==> flow/design.v <==
module rst_synch(clk, rst_n, RST_n);
  input RST_n, clk;
  output rst_n;
  reg ff1, ff2;
  always_ff @(negedge clk, negedge RST_n)
    if (!RST_n) begin
      ff1 <= 1'b0;
      ff2 <= 1'b0;
    end else begin
      ff1 <= 1'b1;
      ff2 <= ff1;
    end
  assign rst_n = ff2;
endmodule
module PWM11(clk, rst_n, duty, PWM_sig);
  input clk, rst_n;
  input[10:0] duty;
  output reg PWM_sig;
  reg[10:0] cnt;
  always_ff @(posedge clk, negedge rst_n)
    if (!rst_n) begin
      cnt <= 1'b0;
      PWM_sig <= 1'b0;
    end else begin
      cnt <= cnt + 1;
      PWM_sig <= cnt < duty;
    end
endmodule
module mtr_drv(clk, rst_n, lft_duty, rght_duty, DIRL, DIRR, PWML, PWMR);
  input clk, rst_n;
  input[11:0] lft_duty, rght_duty;
  output PWML, PWMR, DIRL, DIRR;
  wire[10:0] abs_rght_duty, abs_lft_duty;
  assign DIRR = rght_duty[11];
  assign abs_rght_duty = DIRR ? (~rght_duty[10:0]) : rght_duty[10:0];
  assign DIRL = lft_duty[11];
  assign abs_lft_duty = DIRL ? (~lft_duty[10:0]) : lft_duty[10:0];
  PWM11 rght_PWM(.clk(clk), .rst_n(rst_n), .duty(abs_rght_duty), .PWM_sig(PWMR));
  PWM11 lft_PWM(.clk(clk), .rst_n(rst_n), .duty(abs_lft_duty), .PWM_sig(PWML));
endmodule
module err_compute_DP(clk,en_accum,clr_accum,sub,sel,IR_R0,IR_R1,IR_R2,IR_R3,
                    IR_L0,IR_L1,IR_L2,IR_L3,error);
  input clk;							 
  input en_accum,clr_accum;				 
  input sub;							 
  input [2:0] sel;						 
  input [11:0] IR_R0,IR_R1,IR_R2,IR_R3;  
  input [11:0] IR_L0,IR_L1,IR_L2,IR_L3;  
  output reg signed [15:0] error;	 
	wire [15:0] selected_IR; 
	assign selected_IR = (sel==3'b000) ? {4'h0, IR_R0} :
						(sel==3'b001) ? {4'h0, IR_L0} :
						(sel==3'b010) ? {3'h0, IR_R1, 1'b0} :
						(sel==3'b011) ? {3'h0, IR_L1, 1'b0} :
						(sel==3'b100) ? {2'h0, IR_R2, 2'h0} :
						(sel==3'b101) ? {2'h0, IR_L2, 2'h0} :
						(sel==3'b110) ? {1'b0, IR_R3, 3'h0} :
						{1'b0, IR_L3, 3'h0};
	wire [15:0] selected_IR_comp;
	assign selected_IR_comp = sub ? (~selected_IR + 1'b1) : selected_IR;
	wire [15:0] next_error;
	assign next_error = error + selected_IR_comp;
  always_ff @(posedge clk)
    if (clr_accum)
	  error <= 16'h0000;
	else if (en_accum)
	  error <= next_error;  
endmodule
module err_compute_SM(sel, err_vld, IR_vld, clr_accum, en_accum, clk, rst_n);
	typedef enum reg [1:0] {IDLE, ERR, ACCUM} state_t;
		state_t state, nxt_state;
	input IR_vld, clk, rst_n;
	output logic err_vld, clr_accum, en_accum;
	output logic [2:0] sel;
	logic inc_sel, clr_sel;  
	always_ff @(posedge clk, negedge rst_n)
		if(!rst_n)
			state <= IDLE;
		else
			state <= nxt_state;
	always_ff @(posedge clk, negedge rst_n)
		if(!rst_n)
			sel <= 3'h0;
		else if(clr_sel)
			sel <= 3'h0;
		else if(inc_sel)
			sel <= sel + 1;
	always_comb begin
		nxt_state = IDLE;
		err_vld = 0;
		clr_accum = 0;
		en_accum = 0;
		inc_sel = 0;
		clr_sel = 0;
		case(state)
			IDLE: if(IR_vld) begin  
					nxt_state = ERR;
					clr_accum = 1;  
				end
			ERR: begin
					nxt_state = ACCUM;
					en_accum = 1;  
				end
			ACCUM: if(sel == 3'h7) begin  
					nxt_state = IDLE;
					err_vld = 1;  
					clr_sel = 1;
				end else begin  
					nxt_state = ERR;
					inc_sel = 1;  
				end
			default: nxt_state = IDLE;  
		endcase
	end
endmodule
module err_compute(error, err_vld, IR_vld, clk, rst_n, IR_R0,IR_R1,IR_R2,IR_R3,
                    IR_L0,IR_L1,IR_L2,IR_L3);
	input [11:0] IR_R0,IR_R1,IR_R2,IR_R3;
	input [11:0] IR_L0,IR_L1,IR_L2,IR_L3;
	input IR_vld, clk, rst_n;
	output reg signed [15:0] error;
	output logic err_vld;
	logic en_accum, clr_accum;
	wire [2:0] sel;	
	err_compute_SM sm(.sel(sel), .err_vld(err_vld), .IR_vld(IR_vld), .clr_accum(clr_accum), .en_accum(en_accum), .clk(clk), .rst_n(rst_n));			
	err_compute_DP datapath(.clk(clk),.en_accum(en_accum),.clr_accum(clr_accum),.sub(sel[0]),.sel(sel),.IR_R0(IR_R0),.IR_R1(IR_R1),.IR_R2(IR_R2),.IR_R3(IR_R3),
                    .IR_L0(IR_L0),.IR_L1(IR_L1),.IR_L2(IR_L2),.IR_L3(IR_L3),.error(error));
endmodule
module SPI_mstr16(clk,rst_n,SS_n,SCLK,MOSI,MISO,wrt,cmd,done,rd_data);
  input clk,rst_n;
  input wrt;
  input [15:0] cmd;
  input MISO;
  output reg done;		 
  output reg SS_n;		 
  output SCLK, MOSI;
  output [15:0] rd_data;
  typedef enum reg[1:0] {IDLE, FRNT_PRCH, MAIN, BCK_PRCH} state_t;
  state_t state, nxt_state;
  reg [15:0] shft_reg;
  reg [4:0] sclk_div;
  reg MISO_smpl;
  reg [3:0] bit_cnt;
  logic set_done,initialize,rst_sclk_div,shft,smpl;
  wire SCLK_rise_nxt, SCLK_fall_nxt;
  always @(posedge clk)
    if (initialize)
	  shft_reg <= cmd;
	else if (shft)
	  shft_reg <= {shft_reg[14:0],MISO_smpl};
  assign rd_data = shft_reg;
  assign MOSI = shft_reg[15];
  always @(posedge clk)
    if (smpl)
	  MISO_smpl <= MISO;
  always @(posedge clk)
    if (rst_sclk_div)
	  sclk_div <= 5'b10111;
	else
	  sclk_div <= sclk_div + 1;
  assign SCLK = sclk_div[4];
  assign SCLK_fall_nxt = &sclk_div;
  assign SCLK_rise_nxt = ~sclk_div[4] & &sclk_div[3:0];
  always @(posedge clk)
    if (initialize)
	  bit_cnt <= 4'b0000;
	else if (shft)
	  bit_cnt <= bit_cnt + 1;
  always @(posedge clk,negedge rst_n)
    if (!rst_n)
	  done <= 1'b0;			 
	else if (set_done)
	  done <= 1'b1;
	else if (initialize)
	  done <= 1'b0;
  always @(posedge clk,negedge rst_n)
    if (!rst_n)
	  SS_n <= 1'b1;			 
	else if (set_done)
	  SS_n <= 1'b1;
	else if (initialize)
	  SS_n <= 1'b0;
  always @(posedge clk, negedge	rst_n)
    if (!rst_n)
	  state <= IDLE;
	else
	  state <= nxt_state;
  always_comb begin
    nxt_state = IDLE;
	initialize = 0;
	rst_sclk_div = 0;
	set_done = 0;
	shft = 0;
	smpl = 0;
	case (state)
	  IDLE : begin
	    if (wrt) begin
		  initialize = 1;
		  nxt_state = FRNT_PRCH;
		end	 
        rst_sclk_div = 1;			 
	  end
	  FRNT_PRCH : begin
	    if (SCLK_rise_nxt) begin
		  smpl = 1;
		  nxt_state = MAIN;
		end else
		  nxt_state = FRNT_PRCH;
	  end
	  MAIN : begin
	    smpl = SCLK_rise_nxt;
		shft = SCLK_fall_nxt;
		if (&bit_cnt & SCLK_rise_nxt)
		  nxt_state = BCK_PRCH;
		else
		  nxt_state = MAIN;
	  end
	  BCK_PRCH : begin
	    if (SCLK_fall_nxt) begin
		  rst_sclk_div = 1;			 
		  set_done = 1;
		  shft = 1;
		  nxt_state = IDLE;
		end else
		  nxt_state = BCK_PRCH;  
	  end
	endcase
  end
endmodule
module A2D_intf(res, cnv_cmplt, strt_cnv, chnnl, SS_n, SCLK, MOSI, MISO, clk, rst_n);
typedef enum reg [1:0] {IDLE, CMD1, WAIT, CMD2} state_t;
	state_t state, nxt_state;
input strt_cnv, clk, rst_n;
input [2:0] chnnl;
output logic cnv_cmplt;
output [11:0] res;
input MISO;
output SS_n, SCLK, MOSI;
logic wrt, cmplt;
wire done;
wire [15:0] rd_data;
assign res[11:0] = ~rd_data[11:0];  
SPI_mstr16 spi(.cmd({2'b00, chnnl, 11'h000}), .wrt(wrt), .done(done), .rd_data(rd_data),
				.SS_n(SS_n), .SCLK(SCLK), .MOSI(MOSI), .MISO(MISO), .clk(clk), .rst_n(rst_n));
always_ff @(posedge clk, negedge rst_n)
	if(!rst_n)
		state <= IDLE;
	else
		state <= nxt_state;
always_comb begin
	nxt_state = IDLE;
	wrt = 0;
	cmplt = 0;
	case(state)
		IDLE: if(strt_cnv) begin   
				nxt_state = CMD1;
				wrt = 1;           
			end
		CMD1: if(done)             
				nxt_state = WAIT;
			   else
				nxt_state = CMD1;
		WAIT: begin
				nxt_state = CMD2;  
				wrt = 1;           
			end
		CMD2: if(done) begin       
				nxt_state = IDLE;
				cmplt = 1;         
			end else begin
				nxt_state = CMD2;
			end
		default: nxt_state = IDLE;
	endcase
end
always_ff @(posedge clk, negedge rst_n)
	if(!rst_n) begin
		cnv_cmplt <= 0;
	end else if(strt_cnv) begin  
		cnv_cmplt <= 0;
	end else if(cmplt) begin  
		cnv_cmplt <= 1;
	end
endmodule
module IR_intf(clk, rst_n, IR_R0, IR_R1, IR_R2, IR_R3, IR_L0, IR_L1, IR_L2, IR_L3, IR_en, IR_vld, line_present, SS_n, SCLK, MOSI, MISO);
  localparam LINE_THRES = 12'h040;
  parameter FAST_SIM = 0;
  input MISO, clk, rst_n;
  output reg [11:0] IR_R0, IR_R1, IR_R2, IR_R3, IR_L0, IR_L1, IR_L2, IR_L3;
  output logic IR_en, IR_vld, line_present;
  output SS_n, SCLK, MOSI;
  reg [17:0] tmr;
  reg [11:0] IR_max;
  logic rst_tmr, strt_cnv, clr, EN_R0, EN_R1, EN_R2, EN_R3, EN_L0, EN_L1, EN_L2, EN_L3, inc_chnnl, clr_chnnl;
  logic [2:0] chnnl;
  wire nxt_round, settled, cnv_cmplt;
  wire [11:0] res;
  typedef enum reg [2:0] { IDLE, WAIT_TMR, IR_SETTLE, START_CNV, WAIT_CNV } state_t;
  state_t state, next_state;
  A2D_intf a2d(.clk(clk), .rst_n(rst_n), .chnnl(chnnl), .strt_cnv(strt_cnv), .SS_n(SS_n), .SCLK(SCLK), .MOSI(MOSI), .MISO(MISO), .cnv_cmplt(cnv_cmplt), .res(res));
  always_ff @(posedge clk)
    if (EN_R0)
      IR_R0 <= res;
  always_ff @(posedge clk)
    if (EN_R1)
      IR_R1 <= res;
  always_ff @(posedge clk)
    if (EN_R2)
      IR_R2 <= res;
  always_ff @(posedge clk)
    if (EN_R3)
      IR_R3 <= res;
  always_ff @(posedge clk)
    if (EN_L0)
      IR_L0 <= res;
  always_ff @(posedge clk)
    if (EN_L1)
      IR_L1 <= res;
  always_ff @(posedge clk)
    if (EN_L2)
      IR_L2 <= res;
  always_ff @(posedge clk)
    if (EN_L3)
      IR_L3 <= res;
  always_ff @(posedge clk, negedge rst_n)
	if(!rst_n)
	  chnnl <= 3'b000;
    else if (clr_chnnl)
      chnnl <= 3'b000;
    else if (inc_chnnl)
      chnnl <= chnnl + 1;
  always_ff @(posedge clk, negedge rst_n)
  	if(!rst_n)
	  tmr <= 18'h00000;
    else if (rst_tmr)
      tmr <= 18'h00000;
    else
      tmr <= tmr + 1;
  always_ff @(posedge clk, negedge rst_n)
    if (!rst_n)
      state <= IDLE;
    else
      state <= next_state;
  always_ff @(posedge clk, negedge rst_n)
    if (!rst_n)
      line_present <= 1'b0;
    else if (IR_vld) begin
      if (IR_max > LINE_THRES)
        line_present <= 1'b1;
      else
        line_present <= 1'b0;
    end
  always_ff @(posedge clk,negedge rst_n)
    if(!rst_n)
      IR_max <= 12'h000;
    else if (clr)
      IR_max <= 12'h000;
    else if (cnv_cmplt && res > IR_max)
      IR_max <= res;
  always_comb begin
	next_state = IDLE;
    clr = 0;
    IR_en = 0;
    IR_vld = 0;
    rst_tmr = 0;
    strt_cnv = 0;
    inc_chnnl = 0;
    clr_chnnl = 0;
    EN_R0 = 0;
    EN_R1 = 0;
    EN_R2 = 0;
    EN_R3 = 0;
    EN_L0 = 0;
    EN_L1 = 0;
    EN_L2 = 0;
    EN_L3 = 0;
    case(state)
      default : begin
        clr = 1;
        rst_tmr = 1;
        next_state = WAIT_TMR;
      end
      WAIT_TMR : if (nxt_round) begin
        rst_tmr = 1;
        next_state = IR_SETTLE;
        clr = 1;
      end else begin
        clr = 1;
        next_state = WAIT_TMR;
      end
      IR_SETTLE : if (settled) begin
        IR_en = 1;
        clr_chnnl = 1;
        next_state = START_CNV;
      end else begin
        IR_en = 1;
        next_state = IR_SETTLE;
      end
      START_CNV : begin
        IR_en = 1;
        strt_cnv = 1;
        next_state = WAIT_CNV;
      end
      WAIT_CNV : if (cnv_cmplt) begin
        case (chnnl)
          3'b001 : EN_R1 = 1;
          3'b010 : EN_R2 = 1;
          3'b011 : EN_R3 = 1;
          3'b100 : EN_L0 = 1;
          3'b101 : EN_L1 = 1;
          3'b110 : EN_L2 = 1;
          3'b111 : EN_L3 = 1;
          default : EN_R0 = 1;
        endcase
        inc_chnnl = 1;
        if (chnnl == 3'b111) begin
		      rst_tmr = 1;
          IR_vld = 1;
          next_state = IDLE;
        end else begin
          IR_en = 1;
          next_state = START_CNV;
        end
      end else begin
        IR_en = 1;
        next_state = WAIT_CNV;
      end
    endcase
  end
  generate 
    if (FAST_SIM) begin
      assign nxt_round = &tmr[13:0];
      assign settled = &tmr[10:0];
    end else begin
      assign nxt_round = &tmr;
      assign settled = &tmr[11:0];
    end 
  endgenerate
endmodule
module PID(lft_speed, rght_speed, moving, error, err_vld, go, line_present, clk, rst_n);
	parameter FAST_SIM = 0;       
	localparam P_coeff = 7'h06;   
	localparam I_coeff = 7'h01;   
	localparam D_coeff = 7'h38;   
	output [11:0] lft_speed;      
	output [11:0] rght_speed;     
	output wire moving;           
	input [15:0] error;
	input err_vld, go, line_present;
	input clk, rst_n;
	reg [10:0] FRWRD;             
	reg signed [14:0] P_term;
	reg signed [9:0] I_term;
	reg signed [14:0] D_term;
	reg signed [14:0] P_term_flopped;
	reg signed [9:0] I_term_flopped;
	reg signed [14:0] D_term_flopped;
	wire signed [14:0] PID;
	wire [11:0] FRWRD_sum;
	wire [11:0] FRWRD_diff;
	wire incr_en;
	assign PID = go ? (P_term_flopped + {{5{I_term_flopped[9]}},I_term_flopped} + D_term_flopped) : 15'h0000;
	assign moving = (FRWRD > 11'h080) ? 1'b1 : 1'b0;  
	assign lft_speed = moving ? FRWRD_sum : {1'b0, FRWRD};  
	assign rght_speed = moving ? FRWRD_diff : {1'b0, FRWRD};  
	assign FRWRD_sum = {1'b0, FRWRD} + PID[14:3];  
	assign FRWRD_diff = {1'b0, FRWRD} - PID[14:3];
	assign incr_en = err_vld && ~&FRWRD[9:8];  
	always_ff @(posedge clk) begin
		P_term_flopped <= P_term;
		I_term_flopped <= I_term;  
		D_term_flopped <= D_term;
	end
	generate
		if(FAST_SIM) begin
			always_ff @(posedge clk, negedge rst_n)
				if(!rst_n)
					FRWRD <= 11'h000;
				else if(!go)
					FRWRD <= 11'h000;
				else if(incr_en)
					FRWRD <= FRWRD + 6'h20;
		end else begin
			always_ff @(posedge clk, negedge rst_n)
				if(!rst_n)
					FRWRD <= 11'h000;
				else if(!go)
					FRWRD <= 11'h000;
				else if(incr_en)
					FRWRD <= FRWRD + 6'h04;
		end
	endgenerate
	wire signed [10:0] err_sat;
	assign err_sat = (!error[15] && |error[14:10]) ? 11'h3ff :
						(error[15] && ~&error[14:10]) ? 11'h400 :
						error[10:0];
	assign P_term = $signed(P_coeff)*err_sat;  
	logic [10:0] err_sat_flopped, prev_err;
	wire [10:0] D_diff;
	wire signed [7:0] D_diff_sat;
	always_ff @(posedge clk, negedge rst_n)
		if(!rst_n) begin
			err_sat_flopped <= 11'h000;
			prev_err <= 11'h000;
		end else if(err_vld) begin
			err_sat_flopped <= err_sat;
			prev_err <= err_sat_flopped;
		end
	assign D_diff = err_sat - prev_err;
	assign D_diff_sat = (!D_diff[10] && |D_diff[9:7]) ? 8'h7f :
						(D_diff[10] && ~&D_diff[9:7]) ? 8'h80 :
						D_diff[7:0];
	assign D_term = $signed(D_coeff)*D_diff_sat;
	logic signed [15:0] integrator;
    logic [15:0] ext_err_sat;  
    logic [15:0] temp_sum;  
    logic [15:0] res_sum;  
    logic overflow_sel;  
    logic res_sel;  
    assign ext_err_sat = { {5{err_sat[10]}}, err_sat[10:0] };
    assign temp_sum = integrator + ext_err_sat;  
    assign res_sum = (~overflow_sel && err_vld) ? temp_sum : integrator;  
	assign I_term = $signed(I_coeff)*integrator[15:6];
    always_ff @(posedge clk, negedge rst_n)
        if (!rst_n)
            integrator <= 0;
        else if (res_sel)
            integrator <= 0;
        else
            integrator <= res_sum;
    always_comb begin
        overflow_sel = 0;
        if (ext_err_sat[15] == integrator[15] && ext_err_sat[15] != temp_sum[15]) begin
            overflow_sel = 1;
        end
    end
    logic prev_line;  
    always_ff @(posedge clk, negedge rst_n)
        if (!rst_n) 
            prev_line <= 0;
        else
            prev_line <= line_present;
    logic pos_edge;  
    assign pos_edge = (prev_line == 0) && (line_present == 1);
    assign res_sel = pos_edge | (~go) | (~moving);
endmodule
module UART_rcv(rdy, rx_data, clr_rdy, RX, clk, rst_n);
typedef enum reg [1:0] {IDLE, START, RXS} state_t;
	state_t state, nxt_state;
input clk, rst_n;
input clr_rdy;
output [7:0] rx_data;
input RX;
output reg rdy;
reg [12:0] baud_cnt;
reg [3:0] bit_cnt;
reg [8:0] rx_shft_reg;
reg RX_metastable, RX_stable, RX_previous;
reg start, shift, receiving, set_rdy;  
always_ff @(posedge clk)
	if(start)
		bit_cnt <= 4'h0;
	else if(shift)
		bit_cnt <= bit_cnt+1;
always_ff @(posedge clk)
	if(start)
		baud_cnt <= 13'h0000;
	else if(shift)
		baud_cnt <= 13'h0000;
	else if(receiving)
		baud_cnt <= baud_cnt+1;
assign shift = (baud_cnt == 13'h1458);  
always_ff @(posedge clk)
	RX_metastable <= RX;
always_ff @(posedge clk) begin
	RX_stable <= RX_metastable;
	RX_previous <= RX_stable;  
end
always_ff @(posedge clk)
	if(shift)
		rx_shft_reg <= {RX_stable, rx_shft_reg} >> 1;  
assign rx_data = rx_shft_reg;
always_ff @(posedge clk, negedge rst_n)
	if(!rst_n)
		rdy <= 1'b0;
	else if(clr_rdy || start)
		rdy <= 1'b0;
	else if(set_rdy)
		rdy <= 1'b1;
always_ff @(posedge clk, negedge rst_n)
	if(!rst_n)
		state <= IDLE;
	else
		state <= nxt_state;
always_comb begin
	nxt_state = IDLE;
	start = 0;
	receiving = 0;
	set_rdy = 0;
	case(state)
		IDLE: if(!RX_stable && RX_previous) begin  
				nxt_state = START;
				start = 1;
			end
		START: begin
			nxt_state = RXS;
			receiving = 1;
			end
		RXS: if(bit_cnt == 4'h9) begin  
				nxt_state = IDLE;
				set_rdy = 1;
			end else begin
				nxt_state = RXS;
				receiving = 1;
			end
		default: nxt_state = IDLE;  
	endcase
end
endmodule
module UART_wrapper(cmd_rdy, clr_cmd_rdy, cmd, RX, clk, rst_n);
typedef enum reg [1:0] {BYTE1, BYTE2} state_t;
	state_t state, nxt_state;
input clr_cmd_rdy, RX, clk, rst_n;
output logic [15:0] cmd;
output logic cmd_rdy;
wire rx_rdy;
wire [7:0] rx_data;
logic clr_rx_rdy, set_cmd_rdy, shft_byte;
UART_rcv UART_rx(.clk(clk),.rst_n(rst_n),.RX(RX),.rdy(rx_rdy),.rx_data(rx_data),.clr_rdy(clr_rx_rdy));
always_ff @(posedge clk)
	if(shft_byte)
		cmd <= {cmd[7:0],rx_data[7:0]};  
always_ff @(posedge clk, negedge rst_n)
	if(!rst_n)
		state <= BYTE1;
	else
		state <= nxt_state;
always_comb begin
	nxt_state = BYTE1;
	clr_rx_rdy = 0;
	shft_byte = 0;
	set_cmd_rdy = 0;
	case(state)
		BYTE1: if(rx_rdy) begin  
			shft_byte = 1;  
			clr_rx_rdy = 1;  
			nxt_state = BYTE2;
		end
		BYTE2: if(rx_rdy) begin  
			shft_byte = 1;  
			clr_rx_rdy = 1;  
			set_cmd_rdy = 1;  
			nxt_state = BYTE1;
		end else
			nxt_state = BYTE2;
		default: nxt_state = BYTE1;
	endcase
end
always_ff @(posedge clk, negedge rst_n)
	if(!rst_n)
		cmd_rdy <= 0;
	else if(clr_cmd_rdy)
		cmd_rdy <= 0;
	else if(set_cmd_rdy)
		cmd_rdy <= 1;
endmodule
module cmd_proc(clk,rst_n,BMPL_n,BMPR_n,go,err_opn_lp,line_present,buzz,RX);
input clk,rst_n,BMPL_n,BMPR_n,RX,line_present;
output logic go;
output logic buzz;
output reg [15:0] err_opn_lp;
logic last_veer_right, nxt_cmd, cmd_rdy, cap_cmd, rst_tmr;
logic [15:0] cmd;
logic [1:0] cmd_reg;
logic [15:0] cmd_shft_reg;
logic [25:0] tmr;
logic REV_tmr1, REV_tmr2, BMP_DBNC_tmr;
logic shft;
logic en_buzz;
logic [14:0] buzz_cntr;
parameter FAST_SIM = 0;
UART_wrapper UART(.cmd(cmd), .cmd_rdy(cmd_rdy), .clr_cmd_rdy(cap_cmd), .RX(RX), .clk(clk), .rst_n(rst_n));
always_ff @(posedge clk, negedge rst_n)begin 
	if(!rst_n)
		cmd_shft_reg[15:0] <= 16'h0000;
	else if(cap_cmd) begin 
		cmd_shft_reg[15:0] <= cmd[15:0];
	end else if(shft) begin 
		cmd_shft_reg[15:0] <= {2'b0 , cmd_shft_reg[15:2]}; 
	end 
end 
assign cmd_reg[1:0] = cmd_shft_reg[1:0];
always_ff@(posedge clk, negedge rst_n) begin 
	if(!rst_n)
		buzz_cntr <= 15'b000000000000000;
	else if(en_buzz)
		buzz_cntr <= buzz_cntr + 1;
end 
assign buzz = buzz_cntr[14];
always_ff @(posedge clk, negedge rst_n) begin 
	if(!rst_n)
		last_veer_right <= 0;
	else if(nxt_cmd)
		last_veer_right <= cmd_reg[0];
end 
always_ff @(posedge clk, negedge rst_n) begin
	if(!rst_n)
		tmr <= 0;
	else if(rst_tmr)
		tmr <= 0;
	else
		tmr <= tmr + 1;
end 
typedef enum reg [3:0] { IDLE, READY, CLR_GO, ASSERT_ERR_OPN_LP_1,ASSERT_ERR_OPN_LP_2, RST_ERR_OPN_LP, ASSERT_LFT_RGHT_ERR,BUZZ_100MS, BUZZ, REGULAR_VEER} state_t;
state_t state, next_state;
  always_ff @(posedge clk, negedge rst_n)
    if (!rst_n)
      state <= IDLE;
    else
      state <= next_state;
assign shft = nxt_cmd;
always_comb begin 
	next_state = IDLE;
	nxt_cmd = 0;
	cap_cmd = 0;
	err_opn_lp = 0;
	go = 0;
	rst_tmr = 0;
	en_buzz = 0;
	case (state) 
	IDLE : begin 
		if(cmd_rdy && line_present) begin 
			next_state = READY;
			cap_cmd = 1;
			go = 1;
		end else
			next_state = IDLE;
	end 
	READY : begin
		cap_cmd = 0;
		if(line_present) begin 
			if(!BMPL_n || !BMPR_n) begin 
				go = 0;
				rst_tmr = 1;
				en_buzz = 1;
				next_state = BUZZ_100MS;
				if(BMPL_n && BMPR_n)
					next_state = READY;
				else
					next_state = BUZZ;
			end else begin
				go = 1;
				next_state = READY;
			end
		end else if(cmd_shft_reg[1:0] == 2'b11) begin 
			go = 0;
			rst_tmr = 1;
			next_state = ASSERT_ERR_OPN_LP_1;
		end else if(|cmd_shft_reg[1:0]) begin
			go = 1;
			rst_tmr = 1;
			next_state = REGULAR_VEER;
		end else begin 
			go = 0;
			rst_tmr = 1;
			next_state = IDLE;
		end 
	end
	REGULAR_VEER : begin
		go = 1;
		if(cmd_shft_reg[0]) begin
			err_opn_lp = 16'h340;
			next_state = REGULAR_VEER;
		end else begin
			err_opn_lp = -16'h340;
			next_state = REGULAR_VEER;
		end 
		if(line_present) begin 
			nxt_cmd = 1;
			next_state = READY;
		end else
			next_state = REGULAR_VEER;
	end
	ASSERT_ERR_OPN_LP_1 : begin 
		go = 1;
		if(!last_veer_right) begin 
			if(!REV_tmr1) begin 
				err_opn_lp = -16'h1E0;
				next_state = ASSERT_ERR_OPN_LP_1;
			end else begin 
				go = 0;
				rst_tmr = 1;
				next_state = ASSERT_ERR_OPN_LP_2;
			end 
		end else begin 
			if(!REV_tmr1) begin 
				err_opn_lp = 16'h1E0;
				next_state = ASSERT_ERR_OPN_LP_1;
			end else begin 
				go = 0;
				rst_tmr = 1;
				next_state = ASSERT_ERR_OPN_LP_2;
			end 
		end
	end 
	ASSERT_ERR_OPN_LP_2 : begin 
		go = 1;
		if(!last_veer_right) begin 
			if(!REV_tmr2) begin 
				err_opn_lp = 16'h380;
				next_state = ASSERT_ERR_OPN_LP_2;
			end else begin 
				rst_tmr = 1;
				next_state = RST_ERR_OPN_LP;
			end 
		end else begin 
			if(!REV_tmr2) begin 
				err_opn_lp = -16'h380;
				next_state = ASSERT_ERR_OPN_LP_2;
			end else begin 
				rst_tmr = 1;
				next_state = RST_ERR_OPN_LP;
			end 
		end
	end 
	RST_ERR_OPN_LP : begin
		go = 1; 
		err_opn_lp = 0;
		if(line_present) begin
			nxt_cmd = 1;
			next_state = READY;
		end	else
			next_state = RST_ERR_OPN_LP;
	end 
	BUZZ_100MS : begin
		en_buzz = 1;
		if(BMP_DBNC_tmr) begin 
			if(BMPL_n && BMPR_n) begin 
				en_buzz = 0;
				next_state = READY;
			end else begin 
				next_state = BUZZ;
			end
		end else
			next_state = BUZZ_100MS;
	end 
	BUZZ : begin
		en_buzz = 1;
		if(BMPL_n && BMPR_n) begin 
			en_buzz = 0;
			next_state = READY;
		end else begin 
			next_state = BUZZ;
		end
	end 
	endcase
end 
 generate 
    if (FAST_SIM) begin
      assign REV_tmr1 = tmr[20:16] == 5'h0A ? 1'b1 : 1'b0;
      assign REV_tmr2 = tmr[20:16] == 5'h10 ? 1'b1 : 1'b0;
	  assign BMP_DBNC_tmr = &tmr[16:0];
    end else begin
      assign REV_tmr1 = tmr[20:16] == 5'h16 ? 1'b1 : 1'b0;
      assign REV_tmr2 = tmr[25:21] == 5'h1F ? 1'b1 : 1'b0;
	  assign BMP_DBNC_tmr = &tmr[21:0];
    end 
  endgenerate
endmodule 
module MazeRunner(clk,RST_n,SS_n,MOSI,MISO,SCLK,PWMR,PWML,
                  DIRR,DIRL,IR_EN,BMPL_n,BMPR_n,buzz,
				  buzz_n,RX,LED);
  input clk;		 
  input RST_n;		 
  output SS_n;		 
  output MOSI;		 
  output SCLK;		 
  input MISO;		 
  output PWMR;		 
  output PWML;		 
  output DIRR;		 
  output DIRL;		 
  output IR_EN;		 
  input BMPL_n;		 
  input BMPR_n;		 
  output buzz;		 
  output buzz_n;
  input RX;			 
  output [7:0] LED;	 
  wire rst_n;		 
  wire send_resp;	 
  wire cmd_rdy;		 
  wire [15:0] cmd;	 
  wire clr_cmd_rdy;	 
  wire [11:0] IR_R0,IR_R1,IR_R2,IR_R3;
  wire [11:0] IR_L0,IR_L1,IR_L2,IR_L3;
  wire moving;
  wire IR_vld;					 
  wire line_present;		 
  wire err_vld;				 
  wire go;
  wire [15:0] err_raw;		 
  wire [15:0] err_opn_lp;	 
  wire [15:0] error;		 
  wire signed [11:0] lft_spd,rght_spd;
  wire bmp_raw;				 
  localparam FAST_SIM = 1;		 
  rst_synch iRST(.clk(clk),.RST_n(RST_n),.rst_n(rst_n));
  mtr_drv iDRV(.clk(clk), .rst_n(rst_n), .lft_duty(lft_spd), .rght_duty(rght_spd), .DIRL(DIRL), .DIRR(DIRR), .PWML(PWML), .PWMR(PWMR));
  IR_intf #(.FAST_SIM(FAST_SIM)) iINTF(.clk(clk), .rst_n(rst_n), .IR_R0(IR_R0), .IR_R1(IR_R1), .IR_R2(IR_R2), .IR_R3(IR_R3), .IR_L0(IR_L0), .IR_L1(IR_L1), .IR_L2(IR_L2), .IR_L3(IR_L3), .IR_en(IR_EN), .IR_vld(IR_vld), .line_present(line_present), .SS_n(SS_n), .SCLK(SCLK), .MOSI(MOSI), .MISO(MISO));
  err_compute iERR(.error(err_raw), .err_vld(err_vld), .IR_R0(IR_R0), .IR_L0(IR_L0), .IR_R1(IR_R1), .IR_L1(IR_L1), .IR_R2(IR_R2), .IR_L2(IR_L2), .IR_R3(IR_R3), .IR_L3(IR_L3), .IR_vld(IR_vld), .clk(clk), .rst_n(rst_n));
  cmd_proc #(FAST_SIM) iCMDPROC(.clk(clk), .rst_n(rst_n), .BMPL_n(BMPL_n), .BMPR_n(BMPR_n), .go(go), .err_opn_lp(err_opn_lp), .line_present(line_present), .buzz(buzz), .RX(RX));
  assign buzz_n = ~buzz;
  assign error = (line_present) ? err_raw : err_opn_lp;	 
  PID #(.FAST_SIM(FAST_SIM)) iPID(.clk(clk), .rst_n(rst_n), .lft_speed(lft_spd), .rght_speed(rght_spd), .moving(moving), .error(error), .err_vld(err_vld), .go(go), .line_present(line_present));
  assign LED = 0;  
endmodule
==> From RTL to reports: MazeRunner <==
Tool output for the design above, in the order of the flow.
Line numbers count from 1 in the design file above.
{ "design": {"top": "MazeRunner", "clock_port": "clk", "cell_library": "sky130hd", "corner": "tt_025C_1v80"} }

==> Elaborated design <==
Counts by Yosys on the flattened word-level netlist (proc, flatten, opt, wreduce; memories kept). Register bits leave out memories and registers merged into their read ports (data or address). Print and check cells are left out.
{ "op_classes": {"n_addsub": 20, "n_mul": 2, "compare": 5, "eq_ne": 44, "n_mux": 172, "logic": 14, "n_reduce_logical": 65} }
{ "ops": {"columns": ["op", "count"], "rows": [
  ["16-bit two-way mux", 12],
  ["15-bit two-way mux", 8],
  ["1-bit two-way mux", 93],
  ["11-bit two-way mux", 6],
  ["4-bit by 8-bit multiplier with 12-bit output (first input constant)", 1],
  ["16-bit case mux with 3-bit select", 1],
  ["12-bit two-way mux", 4],
  ["3-bit by 11-bit multiplier with 14-bit output (first input constant)", 1],
  ["16-bit adder", 2],
  ["4-bit case mux with 8-bit select", 1],
  ["15-bit adder", 2],
  ["4-bit two-way mux", 7],
  ["3-bit == test (second input constant)", 9],
  ["26-bit by 1-bit adder with 26-bit output (second input constant)", 1],
  ["26-bit two-way mux", 1],
  ["11-bit by 1-bit adder with 11-bit output (second input constant)", 2],
  ["11-bit < comparator", 2],
  ["11-bit inverter", 2],
  ["1-bit case mux with 3-bit select", 7],
  ["3-bit two-way mux", 7],
  ["2-bit nonzero test", 10],
  ["18-bit by 1-bit adder with 18-bit output (second input constant)", 1],
  ["2-bit OR reduction", 9],
  ["3-bit by 2-bit == test with 1-bit output (second input constant)", 6],
  ["3-bit OR reduction", 6],
  ["18-bit two-way mux", 1],
  ["17-bit AND reduction", 1],
  ["15-bit inverter with 16-bit output", 1]
]} }
Other operator kinds: 55; their cells: 118.
{ "word_totals": {"regBits": 411, "in_bits": 6, "wordCells": 378} }

==> Longest topological paths <==
Longest topological path by Yosys (ltp), each cell counted once; first at word level (registers and memories cut), then after technology mapping (sequential cells cut; the memories' decode and read muxes count).
{ "logic_depth": {"word_depth": 19, "ABC_AREA": 1, "mapped_depth": 37, "ltp_nobuf": 37} }

==> Synthesis result <==
Yosys stat after the flow's synthesis: flattened, memories mapped to cells. It holds for the ABC_AREA given above (unset counts as 0); a run with the other value may have another netlist.
{ "types": {"columns": ["cell", "count", "type_area_um2"], "rows": [
  ["sky130_fd_sc_hd__dfrtp_1", 181, 4.53E+03],
  ["sky130_fd_sc_hd__edfxtp_1", 125, 3753.6],
  ["sky130_fd_sc_hd__ha_1", 163, 2.04E+03],
  ["sky130_fd_sc_hd__dfxtp_1", 93, 1.86E+03],
  ["sky130_fd_sc_hd__nand2_1", 463, 1.74E+03],
  ["sky130_fd_sc_hd__inv_1", 376, 1.41E+03],
  ["sky130_fd_sc_hd__o21ai_0", 175, 875.84],
  ["sky130_fd_sc_hd__a21oi_1", 161, 805.773],
  ["sky130_fd_sc_hd__xor2_1", 86, 753.222],
  ["sky130_fd_sc_hd__nor2_1", 168, 630.605],
  ["sky130_fd_sc_hd__nand3_1", 109, 545.523],
  ["sky130_fd_sc_hd__fa_1", 22, 440.422],
  ["sky130_fd_sc_hd__xnor2_1", 40, 350.336],
  ["sky130_fd_sc_hd__dfstp_2", 8, 210.202],
  ["sky130_fd_sc_hd__nor3_1", 41, 205.197],
  ["sky130_fd_sc_hd__nand4_1", 30, 187.68],
  ["sky130_fd_sc_hd__nor3b_1", 18, 135.13],
  ["sky130_fd_sc_hd__clkbuf_1", 31, 116.362]
]} }
Other cell types: 53; their cells: 234.
{ "synth_totals": {"stdcells": 2524, "synth_area_um2": 22352.7, "sequential_area_um2": 10405.0, "ffs": 409} }

Module MazeRunner, platform sky130hd: 4 stored runs of the flow (Yosys, OpenROAD) with differing settings, in no particular order. Input and output delays are each 20% of the period that was set; the output load is 0.01 pF.
By "achieved clock period (ns)" is meant the clock period of the run minus its worst setup slack. This is arithmetic on one report: input and output delays are still those of the set period (20% each).
"finish__power__total" is the tool's figure for a default switching activity; nothing was simulated.

settings of run A
{
  "ABC_AREA": 1,
  "CORE_UTILIZATION": 34,
  "CTS_CLUSTER_DIAMETER": 77,
  "GPL_ROUTABILITY_DRIVEN": 0,
  "GPL_TIMING_DRIVEN": 0,
  "HOLD_SLACK_MARGIN": 0.19,
  "MAX_ROUTING_LAYER": "met4",
  "MIN_ROUTING_LAYER": "met2",
  "SETUP_SLACK_MARGIN": -0.12,
  "SLEW_MARGIN": 5,
  "period_ns": 13.5,
  "CAP_MARGIN": 20,
  "CORE_MARGIN": 2
}
report of run A
yosys chip area after synthesis (um^2): 22352.7
finish__design__die__area: 67810.8
finish__design__instance__area__stdcell: 25664.6
finish__timing__setup__ws: 3.804
finish__timing__setup__tns: 0.000
finish__timing__hold__ws: 0.292
finish__power__total: 2.684e-03
achieved clock period (ns): 9.696

settings of run B
{
  "CORE_UTILIZATION": 34,
  "CTS_CLUSTER_DIAMETER": 77,
  "GPL_ROUTABILITY_DRIVEN": 0,
  "GPL_TIMING_DRIVEN": 0,
  "HOLD_SLACK_MARGIN": 0.19,
  "MAX_ROUTING_LAYER": "met4",
  "SETUP_SLACK_MARGIN": -0.12,
  "SLEW_MARGIN": 5,
  "period_ns": 13.5,
  "CAP_MARGIN": 20,
  "CORE_MARGIN": 2
}
report of run B
yosys chip area after synthesis (um^2): 22011.1
finish__design__die__area: 66788.6
finish__design__instance__area__stdcell: 25001.5
finish__timing__setup__ws: 3.855
finish__timing__setup__tns: 0.000
finish__timing__hold__ws: 0.303
finish__power__total: 2.563e-03
achieved clock period (ns): 9.645

settings of run C
{
  "CORE_ASPECT_RATIO": 0.97,
  "CORE_UTILIZATION": 40,
  "GPL_TIMING_DRIVEN": 0,
  "PLACE_DENSITY_LB_ADDON": 0.07,
  "period_ns": 10.0,
  "CAP_MARGIN": 20,
  "CORE_MARGIN": 2,
  "SLEW_MARGIN": 20
}
report of run C
yosys chip area after synthesis (um^2): 22011.1
finish__design__die__area: 56920.8
finish__design__instance__area__stdcell: 24862.6
finish__timing__setup__ws: 1.548
finish__timing__setup__tns: 0.000
finish__timing__hold__ws: 0.303
finish__power__total: 3.495e-03
achieved clock period (ns): 8.452

settings of run D
{
  "CORE_UTILIZATION": 19,
  "PLACE_DENSITY": 0.6,
  "period_ns": 7.84,
  "CAP_MARGIN": 20,
  "CORE_MARGIN": 2,
  "SLEW_MARGIN": 20
}
report of run D
yosys chip area after synthesis (um^2): 22011.1
finish__design__die__area: 118587.0
finish__design__instance__area__stdcell: 25493.2
finish__timing__setup__ws: 0.869
finish__timing__setup__tns: 0.000
finish__timing__hold__ws: 0.300
finish__power__total: 4.469e-03
achieved clock period (ns): 6.971
